==> flow/design.v <==
`timescale 1ns/10ps
module des_core (
    input         clk,           
    input         rst,           
    input         en,            
    input         start,         
    input  [63:0] data_in,       
    input  [63:0] key_in,        
    input         decrypt,       
    output [63:0] data_out,      
    output        done           
);
localparam IDLE    = 2'd0;
localparam COMPUTE = 2'd1;
localparam DONE    = 2'd2;
(* fsm_encoding = "auto" *) reg [1:0] state, state_next;
reg [3:0] round_cnt, round_cnt_next;   
reg [31:0] l_reg, l_reg_next;
reg [31:0] r_reg, r_reg_next;
reg [63:0] output_reg, output_reg_next;
reg done_reg, done_reg_next;
reg [27:0] c_reg, c_reg_next;
reg [27:0] d_reg, d_reg_next;
reg [47:0] current_subkey_reg, current_subkey_next;
reg decrypt_reg, decrypt_reg_next;
function automatic [63:0] initial_permutation;
    input [63:0] data;
    begin
        initial_permutation = {
            data[6], data[14], data[22], data[30], data[38], data[46], data[54], data[62],
            data[4], data[12], data[20], data[28], data[36], data[44], data[52], data[60],
            data[2], data[10], data[18], data[26], data[34], data[42], data[50], data[58],
            data[0], data[8], data[16], data[24], data[32], data[40], data[48], data[56],
            data[7], data[15], data[23], data[31], data[39], data[47], data[55], data[63],
            data[5], data[13], data[21], data[29], data[37], data[45], data[53], data[61],
            data[3], data[11], data[19], data[27], data[35], data[43], data[51], data[59],
            data[1], data[9], data[17], data[25], data[33], data[41], data[49], data[57]
        };
    end
endfunction
function automatic [63:0] final_permutation;
    input [63:0] data;
    begin
        final_permutation = {
            data[24], data[56], data[16], data[48], data[8], data[40], data[0], data[32],
            data[25], data[57], data[17], data[49], data[9], data[41], data[1], data[33],
            data[26], data[58], data[18], data[50], data[10], data[42], data[2], data[34],
            data[27], data[59], data[19], data[51], data[11], data[43], data[3], data[35],
            data[28], data[60], data[20], data[52], data[12], data[44], data[4], data[36],
            data[29], data[61], data[21], data[53], data[13], data[45], data[5], data[37],
            data[30], data[62], data[22], data[54], data[14], data[46], data[6], data[38],
            data[31], data[63], data[23], data[55], data[15], data[47], data[7], data[39]
        };
    end
endfunction
function automatic [55:0] pc1;
    input [63:0] key;
    begin
        pc1 = {
            key[7], key[15], key[23], key[31], key[39], key[47], key[55],
            key[63], key[6], key[14], key[22], key[30], key[38], key[46],
            key[54], key[62], key[5], key[13], key[21], key[29], key[37],
            key[45], key[53], key[61], key[4], key[12], key[20], key[28],
            key[1], key[9], key[17], key[25], key[33], key[41], key[49],
            key[57], key[2], key[10], key[18], key[26], key[34], key[42],
            key[50], key[58], key[3], key[11], key[19], key[27], key[35],
            key[43], key[51], key[59], key[36], key[44], key[52], key[60]
        };
    end
endfunction
function automatic [47:0] pc2;
    input [55:0] key;
    begin
        pc2 = {
            key[42], key[39], key[45], key[32], key[55], key[51],
            key[53], key[28], key[41], key[50], key[35], key[46],
            key[33], key[37], key[44], key[52], key[30], key[48],
            key[40], key[49], key[29], key[36], key[43], key[54],
            key[15], key[4], key[25], key[19], key[9], key[1],
            key[26], key[16], key[5], key[11], key[23], key[8],
            key[12], key[7], key[17], key[0], key[22], key[3],
            key[10], key[14], key[6], key[20], key[27], key[24]
        };
    end
endfunction
function automatic [27:0] rotate_left28;
    input [27:0] value;
    input [1:0] amount;
    begin
        case (amount)
            2'd1: rotate_left28 = {value[26:0], value[27]};
            2'd2: rotate_left28 = {value[25:0], value[27:26]};
            default: rotate_left28 = value;
        endcase
    end
endfunction
function automatic [27:0] rotate_right28;
    input [27:0] value;
    input [1:0] amount;
    begin
        case (amount)
            2'd1: rotate_right28 = {value[0], value[27:1]};
            2'd2: rotate_right28 = {value[1:0], value[27:2]};
            default: rotate_right28 = value;
        endcase
    end
endfunction
function automatic [1:0] shift_amount;
    input [3:0] round_index;
    begin
        case (round_index)
            4'd0,
            4'd1,
            4'd8,
            4'd15: shift_amount = 2'd1;
            default: shift_amount = 2'd2;
        endcase
    end
endfunction
function automatic [55:0] compute_cd_after_16_shifts;
    input [55:0] cd_in;
    reg [27:0] c_tmp;
    reg [27:0] d_tmp;
    integer idx;
    begin
        c_tmp = cd_in[55:28];
        d_tmp = cd_in[27:0];
        for (idx = 0; idx < 16; idx = idx + 1) begin
            c_tmp = rotate_left28(c_tmp, shift_amount(idx[3:0]));
            d_tmp = rotate_left28(d_tmp, shift_amount(idx[3:0]));
        end
        compute_cd_after_16_shifts = {c_tmp, d_tmp};
    end
endfunction
function automatic [47:0] expansion;
    input [31:0] data;
    begin
        expansion = {
            data[0], data[31], data[30], data[29], data[28], data[27],
            data[28], data[27], data[26], data[25], data[24], data[23],
            data[24], data[23], data[22], data[21], data[20], data[19],
            data[20], data[19], data[18], data[17], data[16], data[15],
            data[16], data[15], data[14], data[13], data[12], data[11],
            data[12], data[11], data[10], data[9], data[8], data[7],
            data[8], data[7], data[6], data[5], data[4], data[3],
            data[4], data[3], data[2], data[1], data[0], data[31]
        };
    end
endfunction
function automatic [3:0] sbox1;
    input [5:0] data;
    reg [1:0] row;
    reg [3:0] col;
    begin
        row = {data[5], data[0]};
        col = data[4:1];
        case ({row, col})
            6'h00: sbox1 = 4'hE; 6'h01: sbox1 = 4'h4; 6'h02: sbox1 = 4'hD; 6'h03: sbox1 = 4'h1;
            6'h04: sbox1 = 4'h2; 6'h05: sbox1 = 4'hF; 6'h06: sbox1 = 4'hB; 6'h07: sbox1 = 4'h8;
            6'h08: sbox1 = 4'h3; 6'h09: sbox1 = 4'hA; 6'h0A: sbox1 = 4'h6; 6'h0B: sbox1 = 4'hC;
            6'h0C: sbox1 = 4'h5; 6'h0D: sbox1 = 4'h9; 6'h0E: sbox1 = 4'h0; 6'h0F: sbox1 = 4'h7;
            6'h10: sbox1 = 4'h0; 6'h11: sbox1 = 4'hF; 6'h12: sbox1 = 4'h7; 6'h13: sbox1 = 4'h4;
            6'h14: sbox1 = 4'hE; 6'h15: sbox1 = 4'h2; 6'h16: sbox1 = 4'hD; 6'h17: sbox1 = 4'h1;
            6'h18: sbox1 = 4'hA; 6'h19: sbox1 = 4'h6; 6'h1A: sbox1 = 4'hC; 6'h1B: sbox1 = 4'hB;
            6'h1C: sbox1 = 4'h9; 6'h1D: sbox1 = 4'h5; 6'h1E: sbox1 = 4'h3; 6'h1F: sbox1 = 4'h8;
            6'h20: sbox1 = 4'h4; 6'h21: sbox1 = 4'h1; 6'h22: sbox1 = 4'hE; 6'h23: sbox1 = 4'h8;
            6'h24: sbox1 = 4'hD; 6'h25: sbox1 = 4'h6; 6'h26: sbox1 = 4'h2; 6'h27: sbox1 = 4'hB;
            6'h28: sbox1 = 4'hF; 6'h29: sbox1 = 4'hC; 6'h2A: sbox1 = 4'h9; 6'h2B: sbox1 = 4'h7;
            6'h2C: sbox1 = 4'h3; 6'h2D: sbox1 = 4'hA; 6'h2E: sbox1 = 4'h5; 6'h2F: sbox1 = 4'h0;
            6'h30: sbox1 = 4'hF; 6'h31: sbox1 = 4'hC; 6'h32: sbox1 = 4'h8; 6'h33: sbox1 = 4'h2;
            6'h34: sbox1 = 4'h4; 6'h35: sbox1 = 4'h9; 6'h36: sbox1 = 4'h1; 6'h37: sbox1 = 4'h7;
            6'h38: sbox1 = 4'h5; 6'h39: sbox1 = 4'hB; 6'h3A: sbox1 = 4'h3; 6'h3B: sbox1 = 4'hE;
            6'h3C: sbox1 = 4'hA; 6'h3D: sbox1 = 4'h0; 6'h3E: sbox1 = 4'h6; 6'h3F: sbox1 = 4'hD;
        endcase
    end
endfunction
function automatic [3:0] sbox2;
    input [5:0] data;
    reg [1:0] row;
    reg [3:0] col;
    begin
        row = {data[5], data[0]};
        col = data[4:1];
        case ({row, col})
            6'h00: sbox2 = 4'hF; 6'h01: sbox2 = 4'h1; 6'h02: sbox2 = 4'h8; 6'h03: sbox2 = 4'hE;
            6'h04: sbox2 = 4'h6; 6'h05: sbox2 = 4'hB; 6'h06: sbox2 = 4'h3; 6'h07: sbox2 = 4'h4;
            6'h08: sbox2 = 4'h9; 6'h09: sbox2 = 4'h7; 6'h0A: sbox2 = 4'h2; 6'h0B: sbox2 = 4'hD;
            6'h0C: sbox2 = 4'hC; 6'h0D: sbox2 = 4'h0; 6'h0E: sbox2 = 4'h5; 6'h0F: sbox2 = 4'hA;
            6'h10: sbox2 = 4'h3; 6'h11: sbox2 = 4'hD; 6'h12: sbox2 = 4'h4; 6'h13: sbox2 = 4'h7;
            6'h14: sbox2 = 4'hF; 6'h15: sbox2 = 4'h2; 6'h16: sbox2 = 4'h8; 6'h17: sbox2 = 4'hE;
            6'h18: sbox2 = 4'hC; 6'h19: sbox2 = 4'h0; 6'h1A: sbox2 = 4'h1; 6'h1B: sbox2 = 4'hA;
            6'h1C: sbox2 = 4'h6; 6'h1D: sbox2 = 4'h9; 6'h1E: sbox2 = 4'hB; 6'h1F: sbox2 = 4'h5;
            6'h20: sbox2 = 4'h0; 6'h21: sbox2 = 4'hE; 6'h22: sbox2 = 4'h7; 6'h23: sbox2 = 4'hB;
            6'h24: sbox2 = 4'hA; 6'h25: sbox2 = 4'h4; 6'h26: sbox2 = 4'hD; 6'h27: sbox2 = 4'h1;
            6'h28: sbox2 = 4'h5; 6'h29: sbox2 = 4'h8; 6'h2A: sbox2 = 4'hC; 6'h2B: sbox2 = 4'h6;
            6'h2C: sbox2 = 4'h9; 6'h2D: sbox2 = 4'h3; 6'h2E: sbox2 = 4'h2; 6'h2F: sbox2 = 4'hF;
            6'h30: sbox2 = 4'hD; 6'h31: sbox2 = 4'h8; 6'h32: sbox2 = 4'hA; 6'h33: sbox2 = 4'h1;
            6'h34: sbox2 = 4'h3; 6'h35: sbox2 = 4'hF; 6'h36: sbox2 = 4'h4; 6'h37: sbox2 = 4'h2;
            6'h38: sbox2 = 4'hB; 6'h39: sbox2 = 4'h6; 6'h3A: sbox2 = 4'h7; 6'h3B: sbox2 = 4'hC;
            6'h3C: sbox2 = 4'h0; 6'h3D: sbox2 = 4'h5; 6'h3E: sbox2 = 4'hE; 6'h3F: sbox2 = 4'h9;
        endcase
    end
endfunction
function automatic [3:0] sbox3;
    input [5:0] data;
    reg [1:0] row;
    reg [3:0] col;
    begin
        row = {data[5], data[0]};
        col = data[4:1];
        case ({row, col})
            6'h00: sbox3 = 4'hA; 6'h01: sbox3 = 4'h0; 6'h02: sbox3 = 4'h9; 6'h03: sbox3 = 4'hE;
            6'h04: sbox3 = 4'h6; 6'h05: sbox3 = 4'h3; 6'h06: sbox3 = 4'hF; 6'h07: sbox3 = 4'h5;
            6'h08: sbox3 = 4'h1; 6'h09: sbox3 = 4'hD; 6'h0A: sbox3 = 4'hC; 6'h0B: sbox3 = 4'h7;
            6'h0C: sbox3 = 4'hB; 6'h0D: sbox3 = 4'h4; 6'h0E: sbox3 = 4'h2; 6'h0F: sbox3 = 4'h8;
            6'h10: sbox3 = 4'hD; 6'h11: sbox3 = 4'h7; 6'h12: sbox3 = 4'h0; 6'h13: sbox3 = 4'h9;
            6'h14: sbox3 = 4'h3; 6'h15: sbox3 = 4'h4; 6'h16: sbox3 = 4'h6; 6'h17: sbox3 = 4'hA;
            6'h18: sbox3 = 4'h2; 6'h19: sbox3 = 4'h8; 6'h1A: sbox3 = 4'h5; 6'h1B: sbox3 = 4'hE;
            6'h1C: sbox3 = 4'hC; 6'h1D: sbox3 = 4'hB; 6'h1E: sbox3 = 4'hF; 6'h1F: sbox3 = 4'h1;
            6'h20: sbox3 = 4'hD; 6'h21: sbox3 = 4'h6; 6'h22: sbox3 = 4'h4; 6'h23: sbox3 = 4'h9;
            6'h24: sbox3 = 4'h8; 6'h25: sbox3 = 4'hF; 6'h26: sbox3 = 4'h3; 6'h27: sbox3 = 4'h0;
            6'h28: sbox3 = 4'hB; 6'h29: sbox3 = 4'h1; 6'h2A: sbox3 = 4'h2; 6'h2B: sbox3 = 4'hC;
            6'h2C: sbox3 = 4'h5; 6'h2D: sbox3 = 4'hA; 6'h2E: sbox3 = 4'hE; 6'h2F: sbox3 = 4'h7;
            6'h30: sbox3 = 4'h1; 6'h31: sbox3 = 4'hA; 6'h32: sbox3 = 4'hD; 6'h33: sbox3 = 4'h0;
            6'h34: sbox3 = 4'h6; 6'h35: sbox3 = 4'h9; 6'h36: sbox3 = 4'h8; 6'h37: sbox3 = 4'h7;
            6'h38: sbox3 = 4'h4; 6'h39: sbox3 = 4'hF; 6'h3A: sbox3 = 4'hE; 6'h3B: sbox3 = 4'h3;
            6'h3C: sbox3 = 4'hB; 6'h3D: sbox3 = 4'h5; 6'h3E: sbox3 = 4'h2; 6'h3F: sbox3 = 4'hC;
        endcase
    end
endfunction
function automatic [3:0] sbox4;
    input [5:0] data;
    reg [1:0] row;
    reg [3:0] col;
    begin
        row = {data[5], data[0]};
        col = data[4:1];
        case ({row, col})
            6'h00: sbox4 = 4'h7; 6'h01: sbox4 = 4'hD; 6'h02: sbox4 = 4'hE; 6'h03: sbox4 = 4'h3;
            6'h04: sbox4 = 4'h0; 6'h05: sbox4 = 4'h6; 6'h06: sbox4 = 4'h9; 6'h07: sbox4 = 4'hA;
            6'h08: sbox4 = 4'h1; 6'h09: sbox4 = 4'h2; 6'h0A: sbox4 = 4'h8; 6'h0B: sbox4 = 4'h5;
            6'h0C: sbox4 = 4'hB; 6'h0D: sbox4 = 4'hC; 6'h0E: sbox4 = 4'h4; 6'h0F: sbox4 = 4'hF;
            6'h10: sbox4 = 4'hD; 6'h11: sbox4 = 4'h8; 6'h12: sbox4 = 4'hB; 6'h13: sbox4 = 4'h5;
            6'h14: sbox4 = 4'h6; 6'h15: sbox4 = 4'hF; 6'h16: sbox4 = 4'h0; 6'h17: sbox4 = 4'h3;
            6'h18: sbox4 = 4'h4; 6'h19: sbox4 = 4'h7; 6'h1A: sbox4 = 4'h2; 6'h1B: sbox4 = 4'hC;
            6'h1C: sbox4 = 4'h1; 6'h1D: sbox4 = 4'hA; 6'h1E: sbox4 = 4'hE; 6'h1F: sbox4 = 4'h9;
            6'h20: sbox4 = 4'hA; 6'h21: sbox4 = 4'h6; 6'h22: sbox4 = 4'h9; 6'h23: sbox4 = 4'h0;
            6'h24: sbox4 = 4'hC; 6'h25: sbox4 = 4'hB; 6'h26: sbox4 = 4'h7; 6'h27: sbox4 = 4'hD;
            6'h28: sbox4 = 4'hF; 6'h29: sbox4 = 4'h1; 6'h2A: sbox4 = 4'h3; 6'h2B: sbox4 = 4'hE;
            6'h2C: sbox4 = 4'h5; 6'h2D: sbox4 = 4'h2; 6'h2E: sbox4 = 4'h8; 6'h2F: sbox4 = 4'h4;
            6'h30: sbox4 = 4'h3; 6'h31: sbox4 = 4'hF; 6'h32: sbox4 = 4'h0; 6'h33: sbox4 = 4'h6;
            6'h34: sbox4 = 4'hA; 6'h35: sbox4 = 4'h1; 6'h36: sbox4 = 4'hD; 6'h37: sbox4 = 4'h8;
            6'h38: sbox4 = 4'h9; 6'h39: sbox4 = 4'h4; 6'h3A: sbox4 = 4'h5; 6'h3B: sbox4 = 4'hB;
            6'h3C: sbox4 = 4'hC; 6'h3D: sbox4 = 4'h7; 6'h3E: sbox4 = 4'h2; 6'h3F: sbox4 = 4'hE;
        endcase
    end
endfunction
function automatic [3:0] sbox5;
    input [5:0] data;
    reg [1:0] row;
    reg [3:0] col;
    begin
        row = {data[5], data[0]};
        col = data[4:1];
        case ({row, col})
            6'h00: sbox5 = 4'h2; 6'h01: sbox5 = 4'hC; 6'h02: sbox5 = 4'h4; 6'h03: sbox5 = 4'h1;
            6'h04: sbox5 = 4'h7; 6'h05: sbox5 = 4'hA; 6'h06: sbox5 = 4'hB; 6'h07: sbox5 = 4'h6;
            6'h08: sbox5 = 4'h8; 6'h09: sbox5 = 4'h5; 6'h0A: sbox5 = 4'h3; 6'h0B: sbox5 = 4'hF;
            6'h0C: sbox5 = 4'hD; 6'h0D: sbox5 = 4'h0; 6'h0E: sbox5 = 4'hE; 6'h0F: sbox5 = 4'h9;
            6'h10: sbox5 = 4'hE; 6'h11: sbox5 = 4'hB; 6'h12: sbox5 = 4'h2; 6'h13: sbox5 = 4'hC;
            6'h14: sbox5 = 4'h4; 6'h15: sbox5 = 4'h7; 6'h16: sbox5 = 4'hD; 6'h17: sbox5 = 4'h1;
            6'h18: sbox5 = 4'h5; 6'h19: sbox5 = 4'h0; 6'h1A: sbox5 = 4'hF; 6'h1B: sbox5 = 4'hA;
            6'h1C: sbox5 = 4'h3; 6'h1D: sbox5 = 4'h9; 6'h1E: sbox5 = 4'h8; 6'h1F: sbox5 = 4'h6;
            6'h20: sbox5 = 4'h4; 6'h21: sbox5 = 4'h2; 6'h22: sbox5 = 4'h1; 6'h23: sbox5 = 4'hB;
            6'h24: sbox5 = 4'hA; 6'h25: sbox5 = 4'hD; 6'h26: sbox5 = 4'h7; 6'h27: sbox5 = 4'h8;
            6'h28: sbox5 = 4'hF; 6'h29: sbox5 = 4'h9; 6'h2A: sbox5 = 4'hC; 6'h2B: sbox5 = 4'h5;
            6'h2C: sbox5 = 4'h6; 6'h2D: sbox5 = 4'h3; 6'h2E: sbox5 = 4'h0; 6'h2F: sbox5 = 4'hE;
            6'h30: sbox5 = 4'hB; 6'h31: sbox5 = 4'h8; 6'h32: sbox5 = 4'hC; 6'h33: sbox5 = 4'h7;
            6'h34: sbox5 = 4'h1; 6'h35: sbox5 = 4'hE; 6'h36: sbox5 = 4'h2; 6'h37: sbox5 = 4'hD;
            6'h38: sbox5 = 4'h6; 6'h39: sbox5 = 4'hF; 6'h3A: sbox5 = 4'h0; 6'h3B: sbox5 = 4'h9;
            6'h3C: sbox5 = 4'hA; 6'h3D: sbox5 = 4'h4; 6'h3E: sbox5 = 4'h5; 6'h3F: sbox5 = 4'h3;
        endcase
    end
endfunction
function automatic [3:0] sbox6;
    input [5:0] data;
    reg [1:0] row;
    reg [3:0] col;
    begin
        row = {data[5], data[0]};
        col = data[4:1];
        case ({row, col})
            6'h00: sbox6 = 4'hC; 6'h01: sbox6 = 4'h1; 6'h02: sbox6 = 4'hA; 6'h03: sbox6 = 4'hF;
            6'h04: sbox6 = 4'h9; 6'h05: sbox6 = 4'h2; 6'h06: sbox6 = 4'h6; 6'h07: sbox6 = 4'h8;
            6'h08: sbox6 = 4'h0; 6'h09: sbox6 = 4'hD; 6'h0A: sbox6 = 4'h3; 6'h0B: sbox6 = 4'h4;
            6'h0C: sbox6 = 4'hE; 6'h0D: sbox6 = 4'h7; 6'h0E: sbox6 = 4'h5; 6'h0F: sbox6 = 4'hB;
            6'h10: sbox6 = 4'hA; 6'h11: sbox6 = 4'hF; 6'h12: sbox6 = 4'h4; 6'h13: sbox6 = 4'h2;
            6'h14: sbox6 = 4'h7; 6'h15: sbox6 = 4'hC; 6'h16: sbox6 = 4'h9; 6'h17: sbox6 = 4'h5;
            6'h18: sbox6 = 4'h6; 6'h19: sbox6 = 4'h1; 6'h1A: sbox6 = 4'hD; 6'h1B: sbox6 = 4'hE;
            6'h1C: sbox6 = 4'h0; 6'h1D: sbox6 = 4'hB; 6'h1E: sbox6 = 4'h3; 6'h1F: sbox6 = 4'h8;
            6'h20: sbox6 = 4'h9; 6'h21: sbox6 = 4'hE; 6'h22: sbox6 = 4'hF; 6'h23: sbox6 = 4'h5;
            6'h24: sbox6 = 4'h2; 6'h25: sbox6 = 4'h8; 6'h26: sbox6 = 4'hC; 6'h27: sbox6 = 4'h3;
            6'h28: sbox6 = 4'h7; 6'h29: sbox6 = 4'h0; 6'h2A: sbox6 = 4'h4; 6'h2B: sbox6 = 4'hA;
            6'h2C: sbox6 = 4'h1; 6'h2D: sbox6 = 4'hD; 6'h2E: sbox6 = 4'hB; 6'h2F: sbox6 = 4'h6;
            6'h30: sbox6 = 4'h4; 6'h31: sbox6 = 4'h3; 6'h32: sbox6 = 4'h2; 6'h33: sbox6 = 4'hC;
            6'h34: sbox6 = 4'h9; 6'h35: sbox6 = 4'h5; 6'h36: sbox6 = 4'hF; 6'h37: sbox6 = 4'hA;
            6'h38: sbox6 = 4'hB; 6'h39: sbox6 = 4'hE; 6'h3A: sbox6 = 4'h1; 6'h3B: sbox6 = 4'h7;
            6'h3C: sbox6 = 4'h6; 6'h3D: sbox6 = 4'h0; 6'h3E: sbox6 = 4'h8; 6'h3F: sbox6 = 4'hD;
        endcase
    end
endfunction
function automatic [3:0] sbox7;
    input [5:0] data;
    reg [1:0] row;
    reg [3:0] col;
    begin
        row = {data[5], data[0]};
        col = data[4:1];
        case ({row, col})
            6'h00: sbox7 = 4'h4; 6'h01: sbox7 = 4'hB; 6'h02: sbox7 = 4'h2; 6'h03: sbox7 = 4'hE;
            6'h04: sbox7 = 4'hF; 6'h05: sbox7 = 4'h0; 6'h06: sbox7 = 4'h8; 6'h07: sbox7 = 4'hD;
            6'h08: sbox7 = 4'h3; 6'h09: sbox7 = 4'hC; 6'h0A: sbox7 = 4'h9; 6'h0B: sbox7 = 4'h7;
            6'h0C: sbox7 = 4'h5; 6'h0D: sbox7 = 4'hA; 6'h0E: sbox7 = 4'h6; 6'h0F: sbox7 = 4'h1;
            6'h10: sbox7 = 4'hD; 6'h11: sbox7 = 4'h0; 6'h12: sbox7 = 4'hB; 6'h13: sbox7 = 4'h7;
            6'h14: sbox7 = 4'h4; 6'h15: sbox7 = 4'h9; 6'h16: sbox7 = 4'h1; 6'h17: sbox7 = 4'hA;
            6'h18: sbox7 = 4'hE; 6'h19: sbox7 = 4'h3; 6'h1A: sbox7 = 4'h5; 6'h1B: sbox7 = 4'hC;
            6'h1C: sbox7 = 4'h2; 6'h1D: sbox7 = 4'hF; 6'h1E: sbox7 = 4'h8; 6'h1F: sbox7 = 4'h6;
            6'h20: sbox7 = 4'h1; 6'h21: sbox7 = 4'h4; 6'h22: sbox7 = 4'hB; 6'h23: sbox7 = 4'hD;
            6'h24: sbox7 = 4'hC; 6'h25: sbox7 = 4'h3; 6'h26: sbox7 = 4'h7; 6'h27: sbox7 = 4'hE;
            6'h28: sbox7 = 4'hA; 6'h29: sbox7 = 4'hF; 6'h2A: sbox7 = 4'h6; 6'h2B: sbox7 = 4'h8;
            6'h2C: sbox7 = 4'h0; 6'h2D: sbox7 = 4'h5; 6'h2E: sbox7 = 4'h9; 6'h2F: sbox7 = 4'h2;
            6'h30: sbox7 = 4'h6; 6'h31: sbox7 = 4'hB; 6'h32: sbox7 = 4'hD; 6'h33: sbox7 = 4'h8;
            6'h34: sbox7 = 4'h1; 6'h35: sbox7 = 4'h4; 6'h36: sbox7 = 4'hA; 6'h37: sbox7 = 4'h7;
            6'h38: sbox7 = 4'h9; 6'h39: sbox7 = 4'h5; 6'h3A: sbox7 = 4'h0; 6'h3B: sbox7 = 4'hF;
            6'h3C: sbox7 = 4'hE; 6'h3D: sbox7 = 4'h2; 6'h3E: sbox7 = 4'h3; 6'h3F: sbox7 = 4'hC;
        endcase
    end
endfunction
function automatic [3:0] sbox8;
    input [5:0] data;
    reg [1:0] row;
    reg [3:0] col;
    begin
        row = {data[5], data[0]};
        col = data[4:1];
        case ({row, col})
            6'h00: sbox8 = 4'hD; 6'h01: sbox8 = 4'h2; 6'h02: sbox8 = 4'h8; 6'h03: sbox8 = 4'h4;
            6'h04: sbox8 = 4'h6; 6'h05: sbox8 = 4'hF; 6'h06: sbox8 = 4'hB; 6'h07: sbox8 = 4'h1;
            6'h08: sbox8 = 4'hA; 6'h09: sbox8 = 4'h9; 6'h0A: sbox8 = 4'h3; 6'h0B: sbox8 = 4'hE;
            6'h0C: sbox8 = 4'h5; 6'h0D: sbox8 = 4'h0; 6'h0E: sbox8 = 4'hC; 6'h0F: sbox8 = 4'h7;
            6'h10: sbox8 = 4'h1; 6'h11: sbox8 = 4'hF; 6'h12: sbox8 = 4'hD; 6'h13: sbox8 = 4'h8;
            6'h14: sbox8 = 4'hA; 6'h15: sbox8 = 4'h3; 6'h16: sbox8 = 4'h7; 6'h17: sbox8 = 4'h4;
            6'h18: sbox8 = 4'hC; 6'h19: sbox8 = 4'h5; 6'h1A: sbox8 = 4'h6; 6'h1B: sbox8 = 4'hB;
            6'h1C: sbox8 = 4'h0; 6'h1D: sbox8 = 4'hE; 6'h1E: sbox8 = 4'h9; 6'h1F: sbox8 = 4'h2;
            6'h20: sbox8 = 4'h7; 6'h21: sbox8 = 4'hB; 6'h22: sbox8 = 4'h4; 6'h23: sbox8 = 4'h1;
            6'h24: sbox8 = 4'h9; 6'h25: sbox8 = 4'hC; 6'h26: sbox8 = 4'hE; 6'h27: sbox8 = 4'h2;
            6'h28: sbox8 = 4'h0; 6'h29: sbox8 = 4'h6; 6'h2A: sbox8 = 4'hA; 6'h2B: sbox8 = 4'hD;
            6'h2C: sbox8 = 4'hF; 6'h2D: sbox8 = 4'h3; 6'h2E: sbox8 = 4'h5; 6'h2F: sbox8 = 4'h8;
            6'h30: sbox8 = 4'h2; 6'h31: sbox8 = 4'h1; 6'h32: sbox8 = 4'hE; 6'h33: sbox8 = 4'h7;
            6'h34: sbox8 = 4'h4; 6'h35: sbox8 = 4'hA; 6'h36: sbox8 = 4'h8; 6'h37: sbox8 = 4'hD;
            6'h38: sbox8 = 4'hF; 6'h39: sbox8 = 4'hC; 6'h3A: sbox8 = 4'h9; 6'h3B: sbox8 = 4'h0;
            6'h3C: sbox8 = 4'h3; 6'h3D: sbox8 = 4'h5; 6'h3E: sbox8 = 4'h6; 6'h3F: sbox8 = 4'hB;
        endcase
    end
endfunction
function automatic [31:0] pbox;
    input [31:0] data;
    begin
        pbox = {
            data[16], data[25], data[12], data[11], data[3], data[20], data[4], data[15],
            data[31], data[17], data[9], data[6], data[27], data[14], data[1], data[22],
            data[30], data[24], data[8], data[18], data[0], data[5], data[29], data[23],
            data[13], data[19], data[2], data[26], data[10], data[21], data[28], data[7]
        };
    end
endfunction
function automatic [31:0] f_function;
    input [31:0] r;
    input [47:0] subkey;
    reg [47:0] expanded;
    reg [47:0] xored;
    reg [31:0] sbox_out;
    begin
        expanded = expansion(r);
        xored = expanded ^ subkey;
        sbox_out = {
            sbox1(xored[47:42]),
            sbox2(xored[41:36]),
            sbox3(xored[35:30]),
            sbox4(xored[29:24]),
            sbox5(xored[23:18]),
            sbox6(xored[17:12]),
            sbox7(xored[11:6]),
            sbox8(xored[5:0])
        };
        f_function = pbox(sbox_out);
    end
endfunction
wire [55:0] pc1_key;
wire [55:0] decrypt_cd_seed;
wire [27:0] c_seed_wire;
wire [27:0] d_seed_wire;
assign pc1_key = pc1(key_in);
assign decrypt_cd_seed = compute_cd_after_16_shifts(pc1_key);
assign c_seed_wire = pc1_key[55:28];
assign d_seed_wire = pc1_key[27:0];
wire [63:0] ip_data;
wire [31:0] f_out;
assign ip_data = initial_permutation(data_in);
assign f_out = f_function(r_reg, current_subkey_reg);
always @(*) begin
    state_next = state;
    round_cnt_next = round_cnt;
    l_reg_next = l_reg;
    r_reg_next = r_reg;
    output_reg_next = output_reg;
    done_reg_next = 1'b0;
    c_reg_next = c_reg;
    d_reg_next = d_reg;
    current_subkey_next = current_subkey_reg;
    decrypt_reg_next = decrypt_reg;
    case (state)
        IDLE: begin
            if (start) begin
                decrypt_reg_next = decrypt;
                l_reg_next = ip_data[63:32];
                r_reg_next = ip_data[31:0];
                round_cnt_next = 4'd0;
                if (decrypt) begin
                    c_reg_next = decrypt_cd_seed[55:28];
                    d_reg_next = decrypt_cd_seed[27:0];
                end else begin
                    c_reg_next = rotate_left28(c_seed_wire, shift_amount(4'd0));
                    d_reg_next = rotate_left28(d_seed_wire, shift_amount(4'd0));
                end
                current_subkey_next = pc2({c_reg_next, d_reg_next});
                state_next = COMPUTE;
            end
        end
        COMPUTE: begin
            if (round_cnt < 4'd15) begin
                l_reg_next = r_reg;
                r_reg_next = l_reg ^ f_out;
                round_cnt_next = round_cnt + 4'd1;
                if (!decrypt_reg) begin
                    c_reg_next = rotate_left28(c_reg, shift_amount(round_cnt + 4'd1));
                    d_reg_next = rotate_left28(d_reg, shift_amount(round_cnt + 4'd1));
                end else begin
                    c_reg_next = rotate_right28(c_reg, shift_amount(4'd15 - round_cnt));
                    d_reg_next = rotate_right28(d_reg, shift_amount(4'd15 - round_cnt));
                end
                current_subkey_next = pc2({c_reg_next, d_reg_next});
            end else begin
                l_reg_next = r_reg;
                r_reg_next = l_reg ^ f_out;
                state_next = DONE;
            end
        end
        DONE: begin
            output_reg_next = final_permutation({r_reg, l_reg});
            done_reg_next = 1'b1;
            if (start) begin
                decrypt_reg_next = decrypt;
                l_reg_next = ip_data[63:32];
                r_reg_next = ip_data[31:0];
                round_cnt_next = 4'd0;
                if (decrypt) begin
                    c_reg_next = decrypt_cd_seed[55:28];
                    d_reg_next = decrypt_cd_seed[27:0];
                end else begin
                    c_reg_next = rotate_left28(c_seed_wire, shift_amount(4'd0));
                    d_reg_next = rotate_left28(d_seed_wire, shift_amount(4'd0));
                end
                current_subkey_next = pc2({c_reg_next, d_reg_next});
                state_next = COMPUTE;
            end else begin
                state_next = IDLE;
            end
        end
        default: state_next = IDLE;
    endcase
end
always @(posedge clk or posedge rst) begin
    if (rst) begin
        state <= IDLE;
        round_cnt <= 4'd0;
        l_reg <= 32'd0;
        r_reg <= 32'd0;
        output_reg <= 64'd0;
        done_reg <= 1'b0;
        c_reg <= 28'd0;
        d_reg <= 28'd0;
        current_subkey_reg <= 48'd0;
        decrypt_reg <= 1'b0;
    end else if (en) begin
        state <= state_next;
        round_cnt <= round_cnt_next;
        l_reg <= l_reg_next;
        r_reg <= r_reg_next;
        output_reg <= output_reg_next;
        done_reg <= done_reg_next;
        c_reg <= c_reg_next;
        d_reg <= d_reg_next;
        current_subkey_reg <= current_subkey_next;
        decrypt_reg <= decrypt_reg_next;
    end
end
assign data_out = output_reg;
assign done = done_reg;
endmodule
`timescale 1ns/10ps
module crc_sort_core(
    input wire clk,
    input wire rst,
    input wire en,
    input wire start,
    input wire [127:0] data_in,
    input wire [2:0] fn_sel,
    output reg [127:0] data_out,
    output reg done
);
localparam CRC_GEN = 3'b011;
localparam SORT    = 3'b100;
wire sort_start;
wire sort_en;
wire [127:0] sort_data_out;
wire sort_done;
wire crc_start;
wire crc_en;
wire [127:0] crc_data_out;
wire crc_done;
assign sort_start = (fn_sel == SORT) ? start : 1'b0;
assign crc_start  = (fn_sel == CRC_GEN) ? start : 1'b0;
assign sort_en = (fn_sel == SORT) && en;
assign crc_en  = (fn_sel == CRC_GEN) && en;
sort_core sort_inst (
    .clk(clk),
    .rst(rst),
    .en(sort_en),
    .start(sort_start),
    .data_in(data_in),
    .data_out(sort_data_out),
    .done(sort_done)
);
crc_core crc_inst (
    .clk(clk),
    .rst(rst),
    .en(crc_en),
    .start(crc_start),
    .data_in(data_in),
    .data_out(crc_data_out),
    .done(crc_done)
);
always @(*) begin
    case (fn_sel)
        SORT: begin
            data_out = sort_data_out;
            done = sort_done;
        end
        CRC_GEN: begin
            data_out = crc_data_out;
            done = crc_done;
        end
        default: begin
            data_out = 128'd0;
            done = 1'b0;
        end
    endcase
end
endmodule
module crc_core(
    input wire clk,
    input wire rst,
    input wire en,
    input wire start,
    input wire [127:0] data_in,
    output reg [127:0] data_out,
    output reg done
);
localparam [2:0] CRC_POLY = 3'b101;   
function automatic [2:0] crc_update_byte;
    input [2:0] crc_in;
    input [7:0] data_byte;
    integer idx;
    reg [2:0] crc_tmp;
    begin
        crc_tmp = crc_in;
        for (idx = 0; idx < 8; idx = idx + 1) begin
            if (crc_tmp[2] ^ data_byte[7 - idx]) begin
                crc_tmp = {crc_tmp[1:0], 1'b0} ^ CRC_POLY;
            end else begin
                crc_tmp = {crc_tmp[1:0], 1'b0};
            end
        end
        crc_update_byte = crc_tmp;
    end
endfunction
localparam IDLE = 2'd0;
localparam COMPUTE = 2'd1;
localparam DONE = 2'd2;
(* fsm_encoding = "auto" *) reg [1:0] state, state_next;
reg [2:0] crc_reg, crc_reg_next;
reg [4:0] byte_cnt, byte_cnt_next;
reg [127:0] data_reg, data_reg_next;
wire [7:0] current_byte;
assign current_byte = data_reg[127:120];
always @(*) begin
    state_next = state;
    crc_reg_next = crc_reg;
    byte_cnt_next = byte_cnt;
    data_reg_next = data_reg;
    done = 1'b0;
    case (state)
        IDLE: begin
            if (start) begin
                state_next = COMPUTE;
                crc_reg_next = 3'b000;  
                byte_cnt_next = 5'd0;
                data_reg_next = data_in;
            end
        end
        COMPUTE: begin
            if (byte_cnt < 5'd16) begin
                crc_reg_next = crc_update_byte(crc_reg, current_byte);
                data_reg_next = {data_reg[119:0], 8'd0};
                byte_cnt_next = byte_cnt + 5'd1;
            end else begin
                state_next = DONE;
            end
        end
        DONE: begin
            done = 1'b1;
            state_next = IDLE;
        end
        default: begin
            state_next = IDLE;
        end
    endcase
end
always @(*) begin
    data_out = {125'd0, crc_reg};
end
always @(posedge clk or posedge rst) begin
    if (rst) begin
        state <= IDLE;
        crc_reg <= 3'b000;
        byte_cnt <= 5'd0;
        data_reg <= 128'd0;
    end else if (en) begin
        state <= state_next;
        crc_reg <= crc_reg_next;
        byte_cnt <= byte_cnt_next;
        data_reg <= data_reg_next;
    end
end
endmodule
module sort_core(
    input wire clk,
    input wire rst,
    input wire en,
    input wire start,
    input wire [127:0] data_in,
    output reg [127:0] data_out,
    output reg done
);
localparam IDLE = 2'd0;
localparam SORT = 2'd1;
localparam DONE = 2'd2;
(* fsm_encoding = "auto" *) reg [1:0] state, state_next;
reg [4:0] cycle_cnt, cycle_cnt_next;
reg [7:0] sort_array [0:15];
reg [7:0] sort_array_next [0:15];
integer i;
always @(*) begin
    state_next = state;
    cycle_cnt_next = cycle_cnt;
    done = 1'b0;
    for (i = 0; i < 16; i = i + 1) begin
        sort_array_next[i] = sort_array[i];
    end
    case (state)
        IDLE: begin
            if (start) begin
                state_next = SORT;
                cycle_cnt_next = 5'd0;
                sort_array_next[0]  = data_in[7:0];
                sort_array_next[1]  = data_in[15:8];
                sort_array_next[2]  = data_in[23:16];
                sort_array_next[3]  = data_in[31:24];
                sort_array_next[4]  = data_in[39:32];
                sort_array_next[5]  = data_in[47:40];
                sort_array_next[6]  = data_in[55:48];
                sort_array_next[7]  = data_in[63:56];
                sort_array_next[8]  = data_in[71:64];
                sort_array_next[9]  = data_in[79:72];
                sort_array_next[10] = data_in[87:80];
                sort_array_next[11] = data_in[95:88];
                sort_array_next[12] = data_in[103:96];
                sort_array_next[13] = data_in[111:104];
                sort_array_next[14] = data_in[119:112];
                sort_array_next[15] = data_in[127:120];
            end
        end
        SORT: begin
            case (cycle_cnt)
                5'd0, 5'd2, 5'd4, 5'd6, 5'd8, 5'd10, 5'd12, 5'd14, 5'd16: begin
                    if (sort_array[0] < sort_array[1]) begin
                        sort_array_next[0] = sort_array[1];
                        sort_array_next[1] = sort_array[0];
                    end else begin
                        sort_array_next[0] = sort_array[0];
                        sort_array_next[1] = sort_array[1];
                    end
                    if (sort_array[2] < sort_array[3]) begin
                        sort_array_next[2] = sort_array[3];
                        sort_array_next[3] = sort_array[2];
                    end else begin
                        sort_array_next[2] = sort_array[2];
                        sort_array_next[3] = sort_array[3];
                    end
                    if (sort_array[4] < sort_array[5]) begin
                        sort_array_next[4] = sort_array[5];
                        sort_array_next[5] = sort_array[4];
                    end else begin
                        sort_array_next[4] = sort_array[4];
                        sort_array_next[5] = sort_array[5];
                    end
                    if (sort_array[6] < sort_array[7]) begin
                        sort_array_next[6] = sort_array[7];
                        sort_array_next[7] = sort_array[6];
                    end else begin
                        sort_array_next[6] = sort_array[6];
                        sort_array_next[7] = sort_array[7];
                    end
                    if (sort_array[8] < sort_array[9]) begin
                        sort_array_next[8] = sort_array[9];
                        sort_array_next[9] = sort_array[8];
                    end else begin
                        sort_array_next[8] = sort_array[8];
                        sort_array_next[9] = sort_array[9];
                    end
                    if (sort_array[10] < sort_array[11]) begin
                        sort_array_next[10] = sort_array[11];
                        sort_array_next[11] = sort_array[10];
                    end else begin
                        sort_array_next[10] = sort_array[10];
                        sort_array_next[11] = sort_array[11];
                    end
                    if (sort_array[12] < sort_array[13]) begin
                        sort_array_next[12] = sort_array[13];
                        sort_array_next[13] = sort_array[12];
                    end else begin
                        sort_array_next[12] = sort_array[12];
                        sort_array_next[13] = sort_array[13];
                    end
                    if (sort_array[14] < sort_array[15]) begin
                        sort_array_next[14] = sort_array[15];
                        sort_array_next[15] = sort_array[14];
                    end else begin
                        sort_array_next[14] = sort_array[14];
                        sort_array_next[15] = sort_array[15];
                    end
                    cycle_cnt_next = cycle_cnt + 1;
                    if (cycle_cnt == 5'd16) begin
                        state_next = DONE;
                    end
                end
                5'd1, 5'd3, 5'd5, 5'd7, 5'd9, 5'd11, 5'd13, 5'd15: begin
                    if (sort_array[1] < sort_array[2]) begin
                        sort_array_next[1] = sort_array[2];
                        sort_array_next[2] = sort_array[1];
                    end else begin
                        sort_array_next[1] = sort_array[1];
                        sort_array_next[2] = sort_array[2];
                    end
                    if (sort_array[3] < sort_array[4]) begin
                        sort_array_next[3] = sort_array[4];
                        sort_array_next[4] = sort_array[3];
                    end else begin
                        sort_array_next[3] = sort_array[3];
                        sort_array_next[4] = sort_array[4];
                    end
                    if (sort_array[5] < sort_array[6]) begin
                        sort_array_next[5] = sort_array[6];
                        sort_array_next[6] = sort_array[5];
                    end else begin
                        sort_array_next[5] = sort_array[5];
                        sort_array_next[6] = sort_array[6];
                    end
                    if (sort_array[7] < sort_array[8]) begin
                        sort_array_next[7] = sort_array[8];
                        sort_array_next[8] = sort_array[7];
                    end else begin
                        sort_array_next[7] = sort_array[7];
                        sort_array_next[8] = sort_array[8];
                    end
                    if (sort_array[9] < sort_array[10]) begin
                        sort_array_next[9] = sort_array[10];
                        sort_array_next[10] = sort_array[9];
                    end else begin
                        sort_array_next[9] = sort_array[9];
                        sort_array_next[10] = sort_array[10];
                    end
                    if (sort_array[11] < sort_array[12]) begin
                        sort_array_next[11] = sort_array[12];
                        sort_array_next[12] = sort_array[11];
                    end else begin
                        sort_array_next[11] = sort_array[11];
                        sort_array_next[12] = sort_array[12];
                    end
                    if (sort_array[13] < sort_array[14]) begin
                        sort_array_next[13] = sort_array[14];
                        sort_array_next[14] = sort_array[13];
                    end else begin
                        sort_array_next[13] = sort_array[13];
                        sort_array_next[14] = sort_array[14];
                    end
                    cycle_cnt_next = cycle_cnt + 1;
                end
                default: begin
                    state_next = DONE;
                end
            endcase
        end
        DONE: begin
            done = 1'b1;
            state_next = IDLE;
        end
        default: begin
            state_next = IDLE;
        end
    endcase
end
always @(*) begin
    data_out = {sort_array[0],  sort_array[1],  sort_array[2],  sort_array[3],
                sort_array[4],  sort_array[5],  sort_array[6],  sort_array[7],
                sort_array[8],  sort_array[9],  sort_array[10], sort_array[11],
                sort_array[12], sort_array[13], sort_array[14], sort_array[15]};
end
always @(posedge clk or posedge rst) begin
    if (rst) begin
        state <= IDLE;
        cycle_cnt <= 5'd0;
        for (i = 0; i < 16; i = i + 1) begin
            sort_array[i] <= 8'd0;
        end
    end else if (en) begin
        state <= state_next;
        cycle_cnt <= cycle_cnt_next;
        for (i = 0; i < 16; i = i + 1) begin
            sort_array[i] <= sort_array_next[i];
        end
    end
end
endmodule
`timescale 1ns/10ps
module IOTDF( clk, rst, in_en, iot_in, fn_sel, busy, valid, iot_out);
input          clk;
input          rst;
input          in_en;
input  [7:0]   iot_in;
input  [2:0]   fn_sel;
output         busy;
output         valid;
output [127:0] iot_out;
localparam DES_ENCRYPT = 3'b001;
localparam DES_DECRYPT = 3'b010;
localparam CRC_GEN     = 3'b011;
localparam SORT        = 3'b100;
localparam IDLE    = 2'd0;
localparam LOAD    = 2'd1;
(* fsm_encoding = "auto" *) reg [1:0]   current_state, next_state;
reg [3:0]   load_cnt, load_cnt_next;
reg         load_sel, load_sel_next;
reg [127:0] data_buf0, data_buf0_next;
reg [127:0] data_buf1, data_buf1_next;
reg [1:0]   buffer_full, buffer_full_next;
reg         compute_sel, compute_sel_next;
reg         compute_active, compute_active_next;
reg         busy_reg, busy_reg_next;
reg [127:0] result_reg, result_reg_next;
reg         valid_reg, valid_reg_next;
reg         des_start_reg, des_start_reg_next;
reg         crc_sort_start_reg, crc_sort_start_reg_next;
reg         des_en_reg, des_en_reg_next;
reg         crc_sort_en_reg, crc_sort_en_reg_next;
(* synopsys_clock_gating = "true" *) wire enable;
function automatic [127:0] write_byte;
    input [127:0] word_in;
    input [3:0]  byte_idx;
    input [7:0]  byte_value;
    begin
        write_byte = word_in;
        case (byte_idx)
            4'd0:  write_byte[7:0]       = byte_value;
            4'd1:  write_byte[15:8]      = byte_value;
            4'd2:  write_byte[23:16]     = byte_value;
            4'd3:  write_byte[31:24]     = byte_value;
            4'd4:  write_byte[39:32]     = byte_value;
            4'd5:  write_byte[47:40]     = byte_value;
            4'd6:  write_byte[55:48]     = byte_value;
            4'd7:  write_byte[63:56]     = byte_value;
            4'd8:  write_byte[71:64]     = byte_value;
            4'd9:  write_byte[79:72]     = byte_value;
            4'd10: write_byte[87:80]     = byte_value;
            4'd11: write_byte[95:88]     = byte_value;
            4'd12: write_byte[103:96]    = byte_value;
            4'd13: write_byte[111:104]   = byte_value;
            4'd14: write_byte[119:112]   = byte_value;
            4'd15: write_byte[127:120]   = byte_value;
            default: write_byte = word_in;
        endcase
    end
endfunction
wire [127:0] compute_data;
wire [63:0]  des_data_in;
wire [63:0]  des_key_in;
wire         des_decrypt;
wire [63:0]  des_data_out;
wire         des_done;
wire         mode_is_des;
wire         mode_is_crc_sort;
assign compute_data   = (compute_sel == 1'b0) ? data_buf0 : data_buf1;
assign mode_is_des    = (fn_sel == DES_ENCRYPT) || (fn_sel == DES_DECRYPT);
assign mode_is_crc_sort = (fn_sel == CRC_GEN) || (fn_sel == SORT);
assign des_decrypt    = (fn_sel == DES_DECRYPT);
assign des_data_in    = mode_is_des ? compute_data[63:0] : 64'd0;
assign des_key_in     = mode_is_des ? compute_data[127:64] : 64'd0;
des_core des_inst (
    .clk(clk),
    .rst(rst),
    .en(des_en_reg),
    .start(des_start_reg),
    .data_in(des_data_in),
    .key_in(des_key_in),
    .decrypt(des_decrypt),
    .data_out(des_data_out),
    .done(des_done)
);
wire [127:0] crc_sort_data_in;
wire [127:0] crc_sort_data_out;
wire         crc_sort_done;
assign crc_sort_data_in = mode_is_crc_sort ? compute_data : 128'd0;
crc_sort_core crc_sort_inst (
    .clk(clk),
    .rst(rst),
    .en(crc_sort_en_reg),
    .start(crc_sort_start_reg),
    .data_in(crc_sort_data_in),
    .fn_sel(fn_sel),
    .data_out(crc_sort_data_out),
    .done(crc_sort_done)
);
assign busy    = busy_reg;
assign valid   = valid_reg;
assign iot_out = result_reg;
always @(*) begin
    load_cnt_next = load_cnt;
    load_sel_next = load_sel;
    data_buf0_next = data_buf0;
    data_buf1_next = data_buf1;
    buffer_full_next = buffer_full;
    compute_sel_next = compute_sel;
    compute_active_next = compute_active;
    result_reg_next = result_reg;
    valid_reg_next = 1'b0;
    busy_reg_next = busy_reg;
    des_start_reg_next = 1'b0;
    crc_sort_start_reg_next = 1'b0;
    next_state = current_state;
    des_en_reg_next = des_en_reg;
    crc_sort_en_reg_next = crc_sort_en_reg;
    case (current_state)
        IDLE: begin
            if (in_en) begin
                if (!buffer_full[0]) begin
                    load_sel_next = 1'b0;
                    load_cnt_next = 4'd1;
                    data_buf0_next = write_byte(128'd0, 4'd0, iot_in);
                    next_state = LOAD;
                    busy_reg_next = 1'b0;
                end else if (!buffer_full[1]) begin
                    load_sel_next = 1'b1;
                    load_cnt_next = 4'd1;
                    data_buf1_next = write_byte(128'd0, 4'd0, iot_in);
                    next_state = LOAD;
                    busy_reg_next = 1'b0;
                end else begin
                    next_state = IDLE;
                    busy_reg_next = 1'b1;
                end
            end else begin
                next_state = IDLE;
            end
        end
        LOAD: begin
            if (in_en) begin
                next_state = LOAD;
                if (load_sel == 1'b0) begin
                    data_buf0_next = write_byte(data_buf0, load_cnt, iot_in);
                    if (load_cnt == 4'd15) begin
                        load_cnt_next = 4'd0;
                        buffer_full_next[0] = 1'b1;
                        next_state = IDLE;
                        if (buffer_full[1])
                            busy_reg_next = 1'b1;
                    end else begin
                        load_cnt_next = load_cnt + 4'd1;
                        if ((load_cnt == 4'd14) && buffer_full[1])
                            busy_reg_next = 1'b1;
                    end
                end else begin
                    data_buf1_next = write_byte(data_buf1, load_cnt, iot_in);
                    if (load_cnt == 4'd15) begin
                        load_cnt_next = 4'd0;
                        buffer_full_next[1] = 1'b1;
                        next_state = IDLE;
                        if (buffer_full[0])
                            busy_reg_next = 1'b1;
                    end else begin
                        load_cnt_next = load_cnt + 4'd1;
                        if ((load_cnt == 4'd14) && buffer_full[0])
                            busy_reg_next = 1'b1;
                    end
                end
            end else begin
                next_state = LOAD;
            end
        end
        default: begin
            next_state = IDLE;
        end
    endcase
    if (compute_active) begin
        if (mode_is_des) begin
            if (des_done) begin
                result_reg_next = {compute_data[127:64], des_data_out};
                valid_reg_next = 1'b1;
                buffer_full_next[compute_sel] = 1'b0;
                compute_active_next = 1'b0;
                busy_reg_next = 1'b0;
            end
        end else if (mode_is_crc_sort) begin
            if (crc_sort_done) begin
                result_reg_next = crc_sort_data_out;
                valid_reg_next = 1'b1;
                buffer_full_next[compute_sel] = 1'b0;
                compute_active_next = 1'b0;
                busy_reg_next = 1'b0;
            end
        end else begin
            if (des_done || crc_sort_done) begin
                buffer_full_next[compute_sel] = 1'b0;
                compute_active_next = 1'b0;
                busy_reg_next = 1'b0;
            end
        end
    end
    if (!compute_active_next) begin
        if (buffer_full_next[0] || buffer_full_next[1]) begin
            compute_sel_next = buffer_full_next[0] ? 1'b0 : 1'b1;
            compute_active_next = 1'b1;
            if (mode_is_des) begin
                des_start_reg_next = 1'b1;
            end else if (mode_is_crc_sort) begin
                crc_sort_start_reg_next = 1'b1;
            end
        end
    end
    des_en_reg_next = compute_active_next && mode_is_des;
    crc_sort_en_reg_next = compute_active_next && mode_is_crc_sort;
end
assign enable = in_en |
                      compute_active |
                      compute_active_next |
                      valid_reg |
                      valid_reg_next |
                      busy_reg |
                      busy_reg_next;
always @(posedge clk or posedge rst) begin
    if (rst) begin
        load_cnt            <= 4'd0;
        load_sel            <= 1'b0;
        data_buf0           <= 128'd0;
        data_buf1           <= 128'd0;
        buffer_full         <= 2'b00;
        compute_sel         <= 1'b0;
        compute_active      <= 1'b0;
        result_reg          <= 128'd0;
        valid_reg           <= 1'b0;
        busy_reg            <= 1'b0;
        des_start_reg       <= 1'b0;
        crc_sort_start_reg  <= 1'b0;
        des_en_reg          <= 1'b0;
        crc_sort_en_reg     <= 1'b0;
        current_state       <= IDLE;
    end else if (enable) begin
        load_cnt            <= load_cnt_next;
        load_sel            <= load_sel_next;
        data_buf0           <= data_buf0_next;
        data_buf1           <= data_buf1_next;
        buffer_full         <= buffer_full_next;
        compute_sel         <= compute_sel_next;
        compute_active      <= compute_active_next;
        result_reg          <= result_reg_next;
        valid_reg           <= valid_reg_next;
        busy_reg            <= busy_reg_next;
        des_start_reg       <= des_start_reg_next;
        crc_sort_start_reg  <= crc_sort_start_reg_next;
        des_en_reg          <= des_en_reg_next;
        crc_sort_en_reg     <= crc_sort_en_reg_next;
        current_state       <= next_state;
    end
end
endmodule
* Reports on IOTDF *
What the tools print for IOTDF, step after step.
Line numbers count from 1 in the design file above.
Operators carry their Yosys type and port widths (W data, S select, Z words).
A cell with -- has no value.

set-up
  top = IOTDF
  clock input = clk
  standard-cell library = sky130hd
  library corner = tt_025C_1v80

* Word level *
Counts by Yosys on the flattened word-level netlist (proc, flatten, opt, wreduce). Print and check cells are left out. Cells with the same type and inputs are merged into one.
Memory sizes are those after Yosys's memory passes, which may raise the word count (mostly to a power of two), join words into wider ones and drop unused or constant bits.

storage and ports
  memory cells = 8
  elaborated cells = 620
  output and inout bits = 130
  input bits = 14
  register bits = 914
  memory bits (read-only) = 2,048

cells by class
  shift-type cells = 2
  multiplexer cells = 262
  equality and inequality tests = 110
  $lt $le $gt $ge = 17
  add/subtract/negate cells = 6
  bitwise operators = 28
  reduce/logical cells = 108

memory list
  memory            words  bits a word  rd ports  write ports  RTL line  source
  (name not given)  64     4            1         0            346       case ({row, col})
  (name not given)  64     4            1         0            319       case ({row, col})
  (name not given)  64     4            1         0            292       case ({row, col})
  (name not given)  64     4            1         0            265       case ({row, col})
  (name not given)  64     4            1         0            238       case ({row, col})
  (name not given)  64     4            1         0            211       case ({row, col})

Memories not listed: 2.

operator list
  kind                  count
  $mux W128             17
  $pmux W128 S2         4
  $mux W8               64
  $pmux W8 S2           30
  $pmux W28 S2          6
  $reduce_or A15 Y1     16
  $mux W28              8
  $reduce_and A8 Y1     16
  $pmux W32 S2          2
  $mux W64              2
  $lt A8 B8 Y1          15
  $reduce_and A7 Y1     16
  $pmux W48 S2          1
  $mux W48              2
  $reduce_and A6 Y1     15
  $mux W3               24
  $ne A2 B2 Y1 const B  34
  $mux W32              2
  $mux W1               55
  $ne A3 B3 Y1 const B  17
  $eq A4 B4 Y1 const B  12
  $xor A48 B48 Y48      1
  $mux W2               22
  $eq A5 B4 Y1 const B  8
  $xor A32 B32 Y32      1
  $mux W4               7
  $reduce_and A4 Y1     5
  $eq A5 B3 Y1 const B  4

Not listed: further kinds 49, cells in them 127.

* Logic depth *
Depth = most cells in a row (Yosys ltp): at word level without a register or memory, in the mapped netlist without a sequential cell, where the memories' decode and read muxes count.

depth
  depth in word-level cells = 32
  ABC_AREA = 0
  gate-level depth with buffers = 12
  gate-level depth less buffers = 11

* Mapped cells and area *
Source: synth_stat.txt of the flow (Yosys; design flattened, memories mapped). It holds for the ABC_AREA given above (unset counts as 0); a run with the other value may have another netlist.

synthesis totals
  mapped area = 49,397.4 sq um
  buffer cells = 456
  sequential part of the area = 21,750.9 sq um
  cell count = 5,594
  mapped flip-flops = 869

cells by type
  type                       count  area in all (sq um)
  sky130_fd_sc_hd__dfrtp_1   865    2.16E+04
  sky130_fd_sc_hd__o21ai_0   788    3.94E+03
  sky130_fd_sc_hd__nand2_1   944    3.54E+03
  sky130_fd_sc_hd__mux2i_1   246    2.46E+03
  sky130_fd_sc_hd__ha_1      180    2,252.16
  sky130_fd_sc_hd__a21oi_1   416    2.08E+03
  sky130_fd_sc_hd__clkbuf_1  366    1.37E+03
  sky130_fd_sc_hd__mux2_2    110    1.24E+03
  sky130_fd_sc_hd__nor2_1    303    1.14E+03
  sky130_fd_sc_hd__a221o_1   104    1.04E+03
  sky130_fd_sc_hd__nor3_1    170    850.816
  sky130_fd_sc_hd__xnor2_1   74     648.122
  sky130_fd_sc_hd__a211oi_1  86     645.619
  sky130_fd_sc_hd__xor2_1    72     630.605
  sky130_fd_sc_hd__a311oi_1  63     551.779
  sky130_fd_sc_hd__a22oi_1   71     533.011
  sky130_fd_sc_hd__inv_1     141    529.258
  sky130_fd_sc_hd__a21o_1    63     472.954

Other cell types: 63; their cells: 532.
By module: a second synthesis without flattening, with its own total; a netlist apart from the flattened one above.

unflattened totals
  cell total of the unflattened synthesis = 5,754
  area (unflattened synthesis) = 55,470.7 sq um

Each row is one instance without its submodules.

modules
  module         area (sq um)  sequential area (sq um)  cells  times used
  IOTDF          19,671.4      10,035.9                 1,656  1
  des_core       16,668.5      4,830.9                  1,994  1
  sort_core      10,450.0      3,404.5                  1,216  1
  crc_core       7,333.3       3,479.6                  724    1
  crc_sort_core  1,347.5       0.0                      164    1

* Worst setup path after synthesis *
Source: OpenSTA report_checks on the synthesized netlist (no wires, ideal clock, input and output delay 20% of the period each), path of least setup slack; recovery checks are left aside. Register names are those of the netlist, which keeps one name where synthesis merged equal registers.

timing path post-synthesis
  path kind = input to register
  from = in fn_sel[0]
  to = reg crc_sort_inst.sort_inst.sort_array[12][0]
  setup time = 125 ps
  time at the first pin = 1,000 ps
  path delay = 1,950 ps
  external input delay = 1,000 ps
  path slack = 2,051 ps
  arrival = 2,825 ps
  path buffers = 1
  stages on the path = 8
  period = 5,000 ps
  data required time = 4,875 ps
  synthesis period reached = 2,949 ps

"path delay" = arrival - input delay + setup time.
"stages on the path": output pins that drive a net of the path, with the launching flip-flop's if there is one; two outputs of one cell count as two.
"synthesis period reached" is the clock period less the worst setup slack; recovery checks do not enter. This is arithmetic on one report: input and output delays are still those of the set period (20% each).
The rows between start and end are the longest chain of elaborated cells between them; the timing report does not say that the signal goes this way. Where chains are equally long, one stands for them.
A line is the first line of the expression or statement that the cell stems from. Yosys adds cells for indexed reads and writes and turns some case tables into memories.

on the way, post-synthesis
  cells stage by stage = sky130_fd_sc_hd__nand2b_1 > sky130_fd_sc_hd__nor2_2 > sky130_fd_sc_hd__nand3_1 > sky130_fd_sc_hd__a31oi_2 > sky130_fd_sc_hd__o21ai_1 > sky130_fd_sc_hd__nor2b_1 > sky130_fd_sc_hd__buf_2 > sky130_fd_sc_hd__mux2_2
  cells in the longest elaborated chain = 5
  elaborated cells between the ends (all ways) = 10
  classes of those cells = eq/ne: 3; mux: 4; reduce/logical: 3

RTL lines, path post-synthesis
  element             RTL line  source
  start, declared     862       input  [2:0]   fn_sel;
  $eq A3 B2 Y1        925       assign mode_is_crc_sort = (fn_sel == CRC_GEN) || (fn_sel == SORT);
  $logic_or A1 B1 Y1  925
  $mux W128           943       assign crc_sort_data_in = mode_is_crc_sort ? compute_data : 128'd0;
  $mux W8             683       if (start) begin
  $pmux W8 S2         681       case (state)
  end, assigned       845       sort_array[i] <= 8'd0;
  end, assigned       851       sort_array[i] <= sort_array_next[i];
  end, declared       671       reg [7:0] sort_array [0:15];

* Timing after layout *
From the final timing report of job 1: the path of least setup slack in the routed layout; clock arrival at registers is part of the times.
The path's times are printed in steps of 10 ps; the period is the one set.

timing path post-layout
  path kind = register to register
  from = reg crc_sort_inst.sort_inst.cycle_cnt[0]
  to = reg crc_sort_inst.sort_inst.sort_array[6][0]
  stages on the path = 10
  setup time = 70 ps
  period = 5,510 ps
  arrival = 4,560 ps
  path buffers = 1
  path slack = 1,560 ps
  time at the first pin = 670 ps
  data required time = 6,120 ps

The rows between start and end are the longest chain of elaborated cells between them; the timing report does not say that the signal goes this way. Where chains are equally long, one stands for them.

on the way, post-layout
  cells stage by stage = sky130_fd_sc_hd__dfrtp_1 > sky130_fd_sc_hd__ha_1 > sky130_fd_sc_hd__and3_1 > sky130_fd_sc_hd__ha_1 > sky130_fd_sc_hd__nor2_4 > sky130_fd_sc_hd__buf_4 > sky130_fd_sc_hd__a31o_2 > sky130_fd_sc_hd__a21oi_1 > sky130_fd_sc_hd__and2_1 > sky130_fd_sc_hd__mux2_2
  cells in the longest elaborated chain = 4
  elaborated cells between the ends (all ways) = 25
  classes of those cells = eq/ne: 19; mux: 2; reduce/logical: 4

RTL lines, path post-layout
  element           RTL line  source
  start, declared   670       reg [4:0] cycle_cnt, cycle_cnt_next;
  start, assigned   843       cycle_cnt <= 5'd0;
  start, assigned   849       cycle_cnt <= cycle_cnt_next;
  $eq A5 B1 Y1      705       case (cycle_cnt)
  $reduce_or A8 Y1  705
  $pmux W8 S2       705
  $pmux W8 S2       681       case (state)
  end, assigned     845       sort_array[i] <= 8'd0;
  end, assigned     851       sort_array[i] <= sort_array_next[i];
  end, declared     671       reg [7:0] sort_array [0:15];

Measured results for IOTDF: 4 stored runs of the Yosys and OpenROAD flow on sky130hd. The settings differ; the order carries no meaning. The constraints put input and output delay at 20% of the set period each and load the outputs with 0.01 pF.
"achieved period": clock period set for the run, less the worst setup slack. It is reckoned from that one timing run; input and output delays stay at 20% of the period that was set.
"time on the worst setup path" = time allowed to the worst setup path (clock period - input delay - output delay, where it has them) - its slack; a late launch clock adds to it, a late capture clock takes from it.
By "overall power" is meant OpenSTA's value without simulated activity: inputs other than the clock are taken to toggle once in ten clock periods, and the tool carries that through the logic.
"time on the worst setup path" is known to 10 ps.
Settings: -- = not set for that run.

item                                   job 1                 job 2                 job 3              job 4
ABC_AREA                               0                     --                    0                  1
CAP_MARGIN                             25                    20                    25                 20
CELL_PAD_IN_SITES_DETAIL_PLACEMENT     1                     --                    1                  --
CORE_MARGIN                            6                     2                     6                  4
CORE_UTILIZATION                       55                    40                    55                 25
CTS_CLUSTER_DIAMETER                   389                   --                    389                --
CTS_CLUSTER_SIZE                       77                    --                    48                 --
GPL_ROUTABILITY_DRIVEN                 1                     --                    1                  0
MAX_ROUTING_LAYER                      met5                  --                    met5               met5
MIN_ROUTING_LAYER                      met1                  --                    met1               met1
PLACE_DENSITY                          0.36                  --                    --                 --
TNS_END_PERCENT                        80                    --                    80                 20
period_ns                              5.51                  5.0                   5.51               3.71
SLEW_MARGIN                            20                    20                    20                 20
PLACE_DENSITY_LB_ADDON                 --                    --                    0.29               0.21
SETUP_SLACK_MARGIN                     --                    --                    1.64               0.08
utilization after routing              0.59                  0.457                 0.593              0.293
setup slack of the worst path (ps)     1,563                 1,174                 1,689              690
chip area in the Yosys report (sq um)  49,397.4              49,397.4              49,397.4           50,913.8
achieved period (ps)                   3,947                 3,826                 3,821              3,020
total die area (sq um)                 97,150.7              126,320.0             97,150.7           210,938.0
overall power (W)                      0.017551              0.024046              0.018238           0.042229
time on the worst setup path (ps)      3,950                 3,830                 2,720              3,020
class of the worst setup path          register to register  register to register  input to register  register to register
